==> flow/design.v <==
`timescale 1ns/10ps
module ELA(clk, rst, ready, in_data, data_rd, req, wen, addr, data_wr, done);
	input					clk;
	input					rst;
	input					ready;
	input			[7:0]	in_data;
	input			[7:0]	data_rd;
	output	reg				req;
	output	reg				wen;
	output	reg		[12:0]	addr;
	output	reg		[7:0]	data_wr;
	output	reg				done;
reg					[7:0]	S_buffer	[127:0];
reg					[7:0]	L_buffer	[2:0];
reg					[8:0]	result;
reg					[2:0]	control;
reg					[7:0]	timer_s;
wire				[8:0]	d11;
wire				[8:0]	d22;
wire				[8:0]	d33;
wire				[7:0]	d1;
wire				[7:0]	d2;
wire				[7:0]	d3;
assign 				d11 = (L_buffer[2] - S_buffer[0]);
assign				d22 = (L_buffer[1] - S_buffer[1]);
assign				d33 = (L_buffer[0] - S_buffer[2]);
assign 				d1 = d11[8] ? -d11[7:0] : d11[7:0];
assign				d2 = d22[8] ? -d22[7:0] : d22[7:0];
assign				d3 = d33[8] ? -d33[7:0] : d33[7:0];
reg					[1:0]	min;
reg         		[2:0]	state;
reg         		[2:0]	next_state;
parameter   		Rowf      	= 3'd0;
parameter   		comp      	= 3'd1;
parameter   		read       	= 3'd2;
parameter   		fish       	= 3'd3;
parameter   		stop        = 3'd4;
integer 			i;
always @(posedge clk or posedge rst)
begin
	if (rst)
	begin
		timer_s <= 8'd0;
	end
	else if ((control == 3'd0 && timer_s == 8'd130) || (control == 3'd1 && timer_s == 8'd131) ||(control == 3'd2 && timer_s == 8'd128) || control == 3'd4)
	begin
		timer_s <= 8'd0;
	end
	else
	begin
		timer_s <= timer_s + 8'd1;
	end
end
always @(posedge clk or posedge rst)
begin
	if (rst)
	begin
		req <= 1'd0;
	end
	else if (timer_s == 8'd0 && !(control == 3'd2) && !(control == 3'd4))
	begin
		req <= 1'd1;
	end
	else
	begin
		req <= 1'd0;
	end
end
always @(posedge clk)
begin
	if (rst)
	begin
	end
	else if ((control == 3'd0 && timer_s >= 8'd129) || (control == 3'd1 && timer_s == 8'd0) || (control == 3'd2 && timer_s == 8'd128))
	begin
	end
	else if (control == 3'd2)
	begin
		S_buffer[0] <= S_buffer[127];
		for(i=1; i<128; i=i+1)
		begin
			S_buffer[i] <= S_buffer[i-1];
		end
	end
	else if (timer_s <= 8'd128)
	begin
		S_buffer[0] <= in_data;
		for(i=1; i<128; i=i+1)
		begin
			S_buffer[i] <= S_buffer[i-1];
		end
	end
end
always @(posedge clk or posedge rst) 
begin
	if (rst) 
	begin
		L_buffer[0] <= 8'd0;
		L_buffer[2] <= 8'd0;
		L_buffer[1] <= 8'd0;
	end
	else if ((control == 3'd0 && timer_s >= 8'd129) || (control == 3'd1 && timer_s == 8'd0) || (control == 3'd2 && timer_s == 8'd128))
	begin
		L_buffer[0] <= L_buffer[0];
		L_buffer[2] <= L_buffer[2];
		L_buffer[1] <= L_buffer[1];
	end
	else if (control == 3'd2)
	begin
		L_buffer[0] <= L_buffer[2];
		L_buffer[2] <= L_buffer[1];
		L_buffer[1] <= L_buffer[0];
	end
	else if (timer_s <= 8'd128)
	begin
		L_buffer[0] <= S_buffer[127];
		L_buffer[2] <= L_buffer[1];
		L_buffer[1] <= L_buffer[0];
	end
end
always @(*)
begin
	if (timer_s == 8'd3)
	begin
		min = 2'd2;
	end
	else if ((d1 == d3) && (d2 == d3))
	begin
		min = 2'd0;
	end
	else if (d1 <= d3)
	begin
		if (d2 <= d1)
		begin
			min = 2'd2;
		end
		else 
		begin
			min = 2'd1;
		end
	end
	else 
	begin
		if (d2 <= d3)
		begin
			min = 2'd2;
		end
		else 
		begin
			min = 2'd3;
		end
	end
end
always @(posedge clk or posedge rst)
begin
	if (rst) 
	begin
		result <= 9'd0;
	end
	else if (control == 3'd1)
	begin
		if (timer_s == 8'd130)
		begin
			result <= ((S_buffer[0] + L_buffer[0]) >> 1);
		end
		else
		begin
			case(min)
			2'd0: result <= ((S_buffer[0] + (S_buffer[1] * 2) + S_buffer[2] + L_buffer[0] + (L_buffer[1] * 2) + L_buffer[2]) / 8);
			2'd1: result <= ((S_buffer[0] + L_buffer[2]) >> 1);
			2'd2: result <= ((S_buffer[1] + L_buffer[1]) >> 1);
			2'd3: result <= ((S_buffer[2] + L_buffer[0]) >> 1);
			endcase
		end
	end
end
always @(posedge clk or posedge rst)
 begin
	if (rst) 
	begin
		wen <= 1'd0;
	end
	else if (control == 3'd3 || control == 3'd4)
	begin
		wen <= 1'd0;
	end
	else
	begin
		wen <= 1'd1;
	end
end
always @(posedge clk or posedge rst) 
begin
	if (rst) 
	begin
		addr <= 13'd0;
	end
	else if((control == 3'd0 && timer_s <= 8'd2) || (control == 3'd1 && timer_s <= 8'd4) || control == 3'd4)
	begin
		addr <= addr;
	end
	else 
	begin
		addr <= addr + 13'd1;	
	end
end
always @(posedge clk or posedge rst) 
begin
	if (rst) 
	begin
		data_wr <= 8'd0;
	end
	else if (control == 3'd0)
	begin
		data_wr <= S_buffer[0];
	end
	else if (control == 3'd1)
	begin
		data_wr <= result;
	end
	else
	begin
		data_wr <= S_buffer[127];
	end
end
always @(posedge clk or posedge rst) 
begin
	if (rst) 
	begin
		done <= 1'd0;
	end
	else if (control == 3'd3) 
	begin
		done <= 1'd1;
	end
end
always @(posedge clk or posedge rst)
begin
    if (rst)	state <= stop;
    else 		state <= next_state;
end
always @(*) 
begin
    case(state)
    	stop:
    	begin
    		if(ready == 1'b0) next_state = stop;
    		else              next_state = Rowf;
    	end
    	Rowf :
    	begin
    		if(timer_s == 8'd130) next_state = comp;
    		else                 next_state = Rowf;
    	end
    	comp :
    	begin
    		if(timer_s == 8'd131) next_state = read;
    		else                 next_state = comp;
    	end
    	read :
    	begin
    		if(addr == 13'd8062)      next_state = fish;
    		else if(timer_s == 8'd128)next_state = comp;
    		else                     next_state = read;
    	end
    	fish : next_state = fish;
    	default : next_state = stop;
    endcase
end
always @(*) 
begin
    case(state)
    	Rowf : control = 3'd0;
    	comp : control = 3'd1;
    	read : control = 3'd2;
    	fish : control = 3'd3;
    	stop : control = 3'd4;
    	default : control = 3'd4;
    endcase
end
endmodule
# Reports on ELA
# Each step is given for the RTL above and for the edited RTL.
# "orig" refers to lines of the RTL above, "edited" to lines of the edited file.
# "change" is "edited" less "orig", of the values as shown; "change_rel_pct" is that difference over "orig", in percent.
# Not given: -
# design
design	ELA
clock	clk
library	sky130hd
corner	tt_025C_1v80

# Edit of the RTL
# Unified diff, file above to edited file.
# The edit is scripted: it alters the design's behaviour and was not made to optimise anything.
# begin of diff
@@ -196,5 +196,5 @@
 		addr <= 13'd0;
 	end
-	else if((control == 3'd0 && timer_s <= 8'd2) || (control == 3'd1 && timer_s <= 8'd4) || control == 3'd4)
+	else if((control == 3'd0 && timer_s > 8'd2) || (control == 3'd1 && timer_s <= 8'd4) || control == 3'd4)
 	begin
 		addr <= addr;
# end of diff

# Elaborated design
# Source: Yosys, flattened and elaborated. Widths are those after wreduce. Registers that Yosys merges into a memory's read port (data or address) are not register bits. Print and check cells do not count. Equal cells are merged and count once.
# bits
element	orig	edited	change	change_rel_pct
ff_bits	1091	1091	0	0.00
inputBits	19	19	0	0.00
output_inout_bits	24	24	0	0.00
wordCells	494	494	0	0.00
# classes
element	orig	edited	change	change_rel_pct
add_sub_neg	17	17	0	0.00
n_cmp	7	7	0	0.00
equal	18	18	0	0.00
mux	284	284	0	0.00
logic	2	2	0	0.00
reduce_logical	27	27	0	0.00
# ops
cell	orig	edited	change	change_rel_pct
8-bit by 2-bit less-or-equal comparator with 1-bit output (second input constant)	1	0	-1	-100.00
8-bit by 2-bit greater-than comparator with 1-bit output (second input constant)	0	1	1	-
# Operator kinds equal on both sides are left out: 39.

# Logic depth
# Longest topological path by Yosys (ltp), each cell counted once; first at word level (registers and memories cut), then after technology mapping (sequential cells cut; the memories' decode and read muxes count).
# depth
element	orig	edited	change	change_rel_pct
depth_word	11	11	0	0.00
ABC_AREA	0	0	-	-
mapped_depth	23	22	-1	-4.35
depth_no_buf	22	22	0	0.00

# Synthesis result
# Source: synth_stat.txt of the flow (Yosys; design flattened, memories mapped). It holds for the ABC_AREA given above (unset counts as 0); a run with the other value may have another netlist.
# by_type
cell_type	orig	edited	change	change_rel_pct
sky130_fd_sc_hd__nor2_1	78	86	8	10.26
sky130_fd_sc_hd__o22ai_1	0	7	7	-
sky130_fd_sc_hd__nand3_1	17	12	-5	-29.41
sky130_fd_sc_hd__nor3_1	15	10	-5	-33.33
sky130_fd_sc_hd__nor2b_1	11	16	5	45.45
sky130_fd_sc_hd__clkbuf_1	16	12	-4	-25.00
sky130_fd_sc_hd__a221oi_1	5	1	-4	-80.00
sky130_fd_sc_hd__inv_1	79	76	-3	-3.80
sky130_fd_sc_hd__nand2_1	43	40	-3	-6.98
sky130_fd_sc_hd__o21bai_1	17	14	-3	-17.65
sky130_fd_sc_hd__nand4_1	12	9	-3	-25.00
sky130_fd_sc_hd__nand3b_1	4	1	-3	-75.00
sky130_fd_sc_hd__o221ai_1	4	1	-3	-75.00
sky130_fd_sc_hd__o21a_1	3	6	3	100.00
sky130_fd_sc_hd__xor2_1	30	28	-2	-6.67
sky130_fd_sc_hd__mux2i_1	11	9	-2	-18.18
sky130_fd_sc_hd__and3_1	10	8	-2	-20.00
sky130_fd_sc_hd__a21o_1	8	6	-2	-25.00
# Cell types equal on both sides are left out: 20.
# The list need not be complete.
# mapped
element	orig	edited	change	change_rel_pct
mapped_cells	1896	1859	-37	-1.95
synth_area_um2	38577.0	38254.2	-322.8	-0.84
seq_area_um2	32477.4	32477.4	0.0	0.00
ffs	1093	1093	0	0.00
buf_cells	26	19	-7	-26.92

# Timing after synthesis
# OpenSTA on the mapped netlist: ideal clock, no wires. The path of least setup slack (recovery checks aside). Input and output delay are each 20% of the period. Register names are those of the netlist, which keeps one name where synthesis merged equal registers.
# synth_path
element	orig	edited	change	change_rel_pct
kind	input to register	input to register	-	-
start	in rst	in rst	-	-
end	reg S_buffer[0][0]	reg S_buffer[0][0]	-	-
tclk_ns	10.0	10.0	0.0	0.00
input_delay_ns	2.000	2.000	0.000	0.00
setup_time_ns	1.525	2.775	1.250	-
t_first_pin_ns	2.000	2.000	0.000	0.00
t_arrival_ns	26.534	50.971	24.437	92.10
t_required_ns	8.475	7.225	-1.250	-14.75
path_slack_ns	-18.059	-43.746	-25.687	-
path_delay_ns	26.059	51.746	25.687	98.57
driving_pins	2	1	-1	-50.00
path_buffers	0	0	0	-
period_less_setup_slack_ns	28.059	53.746	25.687	91.55
# "path_delay_ns" is the arrival time less input delay plus setup time.
# "driving_pins" counts driving pins, that of a launching flip-flop among them; a cell with two outputs on the path counts twice.
# "period_less_setup_slack_ns" is the clock period less the worst setup slack; recovery checks do not enter. This is arithmetic on one report: input and output delays are still those of the set period (20% each).
# The rows between start and end are the longest chain of elaborated cells between them; the timing report does not say that the signal goes this way. Where chains are equally long, one stands for them.
# Each line given opens the expression or statement behind the cell; cells for indexed reads and writes are added by Yosys, which also makes memories of some case tables.
# synth_via_orig
cell_sequence	sky130_fd_sc_hd__inv_1 > sky130_fd_sc_hd__and2_1
elab_chain_len	2
cells_between	2
cone_lines	0
classes_between	1 x logic; 1 x reduce/logical
# synth_lines_orig
element	line_no	text
start, declared	4	input rst;
1-bit NOT	-
3-bit AND reduction	-
end, assigned	79	S_buffer[0] <= S_buffer[127];
end, assigned	87	S_buffer[0] <= in_data;
end, declared	13	reg [7:0] S_buffer [127:0];
# synth_via_edited
cell_sequence	sky130_fd_sc_hd__a21oi_1
elab_chain_len	2
cells_between	2
cone_lines	0
classes_between	1 x logic; 1 x reduce/logical
# synth_lines_edited
element	line_no	text
start, declared	4	input rst;
1-bit NOT	-
3-bit AND reduction	-
end, assigned	79	S_buffer[0] <= S_buffer[127];
end, assigned	87	S_buffer[0] <= in_data;
end, declared	13	reg [7:0] S_buffer [127:0];

# Timing after layout
# From the final timing report of each run of set A: the path of least setup slack in the routed layout; clock arrival at registers is part of the times.
# layout_path
element	orig	edited	change	change_rel_pct
kind	register to register	register to register	-	-
start	reg S_buffer[0][0]	reg S_buffer[0][0]	-	-
end	reg result[5]	reg result[0]	-	-
tclk_ns	10.0	10.0	0.0	0.00
setup_time_ns	0.13	0.11	-0.02	-
t_first_pin_ns	0.65	0.63	-0.02	-3.08
t_arrival_ns	6.56	6.20	-0.36	-5.49
t_required_ns	10.54	10.52	-0.02	-0.19
path_slack_ns	3.98	4.33	0.35	-
driving_pins	21	21	0	0.00
path_buffers	0	0	0	-
# The rows between start and end are the longest chain of elaborated cells between them; the timing report does not say that the signal goes this way. Where chains are equally long, one stands for them.
# A register here has more assigning lines than the two given.
# layout_via_orig
cell_sequence	sky130_fd_sc_hd__edfxtp_1 > sky130_fd_sc_hd__ha_1 > sky130_fd_sc_hd__fa_1 > sky130_fd_sc_hd__nand2b_4 > sky130_fd_sc_hd__a211oi_1 > sky130_fd_sc_hd__o21ai_0 > sky130_fd_sc_hd__a31oi_1 > sky130_fd_sc_hd__nand2b_1 > sky130_fd_sc_hd__o21ai_0 > sky130_fd_sc_hd__xor2_1 > sky130_fd_sc_hd__xnor2_1 > sky130_fd_sc_hd__ha_1 > sky130_fd_sc_hd__nand3_1 > sky130_fd_sc_hd__nor2_1 > sky130_fd_sc_hd__a22o_1 > sky130_fd_sc_hd__a31oi_1 > sky130_fd_sc_hd__nand2_1 > sky130_fd_sc_hd__or3_1 > sky130_fd_sc_hd__mux2_4 > sky130_fd_sc_hd__a221oi_1 > sky130_fd_sc_hd__o21ai_1
elab_chain_len	11
cells_between	24
cone_lines	11
classes_between	9 x add/sub; 2 x compare; 4 x eq/ne; 7 x mux; 2 x reduce/logical
# layout_lines_orig
element	line_no	text
start, declared	13	reg [7:0] S_buffer [127:0];
start, assigned	79	S_buffer[0] <= S_buffer[127];
start, assigned	87	S_buffer[0] <= in_data;
8-bit by 8-bit subtractor with 9-bit output	24	assign d11 = (L_buffer[2] - S_buffer[0]);
8-bit negator	27	assign d1 = d11[8] ? -d11[7:0] : d11[7:0];
8-bit 2-to-1 mux	27
8-bit less-or-equal comparator	133	if (d2 <= d1)
2-bit 2-to-1 mux	133
2-bit 2-to-1 mux	131	else if (d1 <= d3)
2-bit 2-to-1 mux	127	else if ((d1 == d3) && (d2 == d3))
2-bit 2-to-1 mux	123	if (timer_s == 8'd3)
2-bit == test	168	case(min)
8-bit case mux with 4-bit select	168
8-bit 2-to-1 mux	162	if (timer_s == 8'd130)
end, assigned	164	result <= ((S_buffer[0] + L_buffer[0]) >> 1);
end, assigned	169	2'd0: result <= ((S_buffer[0] + (S_buffer[1] * 2) + S_buffer[2] + L_buffer[0] + (L_buffer[1] * 2) + L_buffer[2 ...
# layout_via_edited
cell_sequence	sky130_fd_sc_hd__edfxtp_1 > sky130_fd_sc_hd__ha_1 > sky130_fd_sc_hd__fa_1 > sky130_fd_sc_hd__nand2b_1 > sky130_fd_sc_hd__a211oi_1 > sky130_fd_sc_hd__o21a_1 > sky130_fd_sc_hd__nor2_1 > sky130_fd_sc_hd__xnor2_1 > sky130_fd_sc_hd__a31oi_1 > sky130_fd_sc_hd__xnor2_1 > sky130_fd_sc_hd__xnor2_1 > sky130_fd_sc_hd__inv_1 > sky130_fd_sc_hd__ha_1 > sky130_fd_sc_hd__nand3_1 > sky130_fd_sc_hd__o21ai_0 > sky130_fd_sc_hd__maj3_1 > sky130_fd_sc_hd__a21oi_1 > sky130_fd_sc_hd__or4b_1 > sky130_fd_sc_hd__and2_4 > sky130_fd_sc_hd__and3_1 > sky130_fd_sc_hd__o32a_1
elab_chain_len	11
cells_between	24
cone_lines	11
classes_between	9 x add/sub; 2 x compare; 4 x eq/ne; 7 x mux; 2 x reduce/logical
# layout_lines_edited
element	line_no	text
start, declared	13	reg [7:0] S_buffer [127:0];
start, assigned	79	S_buffer[0] <= S_buffer[127];
start, assigned	87	S_buffer[0] <= in_data;
8-bit by 8-bit subtractor with 9-bit output	24	assign d11 = (L_buffer[2] - S_buffer[0]);
8-bit negator	27	assign d1 = d11[8] ? -d11[7:0] : d11[7:0];
8-bit 2-to-1 mux	27
8-bit less-or-equal comparator	133	if (d2 <= d1)
2-bit 2-to-1 mux	133
2-bit 2-to-1 mux	131	else if (d1 <= d3)
2-bit 2-to-1 mux	127	else if ((d1 == d3) && (d2 == d3))
2-bit 2-to-1 mux	123	if (timer_s == 8'd3)
2-bit == test	168	case(min)
8-bit case mux with 4-bit select	168
8-bit 2-to-1 mux	162	if (timer_s == 8'd130)
end, assigned	164	result <= ((S_buffer[0] + L_buffer[0]) >> 1);
end, assigned	169	2'd0: result <= ((S_buffer[0] + (S_buffer[1] * 2) + S_buffer[2] + L_buffer[0] + (L_buffer[1] * 2) + L_buffer[2 ...

# Layout results
# Both versions went through the flow (Yosys, OpenROAD) with the same settings in each pair. Constraints: input delay and output delay 20% of the set period each, output load 0.01 pF.
# settings_set_A
period_ns	10.0
CAP_MARGIN	20
CORE_MARGIN	2
CORE_UTILIZATION	40
SLEW_MARGIN	20
# measured_set_A
element	orig	edited	change	change_rel_pct
ys_area_um2	38577.0	38254.2	-322.8	-0.84
dieArea_um2	98941.7	98125.6	-816.1	-0.82
final_stdcell_area_um2	43668.1	43624.3	-43.8	-0.10
utilization_pct	45.8	46.0	0.2	-
final_setup_ws_ns	3.977	4.325	0.348	-
tns_ns	0.000	0.000	0.000	-
power.total_uw	9259	10079	820	8.86
achieved_clock_period_ns	6.023	5.675	-0.348	-5.78
# settings_set_B
CORE_ASPECT_RATIO	0.7
CORE_UTILIZATION	65
GPL_ROUTABILITY_DRIVEN	0
GPL_TIMING_DRIVEN	1
PLACE_DENSITY_LB_ADDON	0.08
SETUP_SLACK_MARGIN	0.75
TNS_END_PERCENT	15
period_ns	5.13
CAP_MARGIN	20
CORE_MARGIN	2
SLEW_MARGIN	20
# measured_set_B
element	orig	edited	change	change_rel_pct
ys_area_um2	38577.0	38254.2	-322.8	-0.84
dieArea_um2	61344.7	60839.9	-504.8	-0.82
final_stdcell_area_um2	44151.1	43813.3	-337.8	-0.77
utilization_pct	75.5	75.2	-0.3	-
final_setup_ws_ns	0.424	0.567	0.143	-
tns_ns	0.000	0.000	0.000	-
power.total_uw	18704	20006	1302	6.96
achieved_clock_period_ns	4.706	4.563	-0.143	-3.04
# "achieved_clock_period_ns" means the clock period less the worst setup slack. The figure is calculated, with input and output delays left at 20% of the set period.
# "power.total_uw": no workload was simulated; the value follows from the tool's default switching activity.
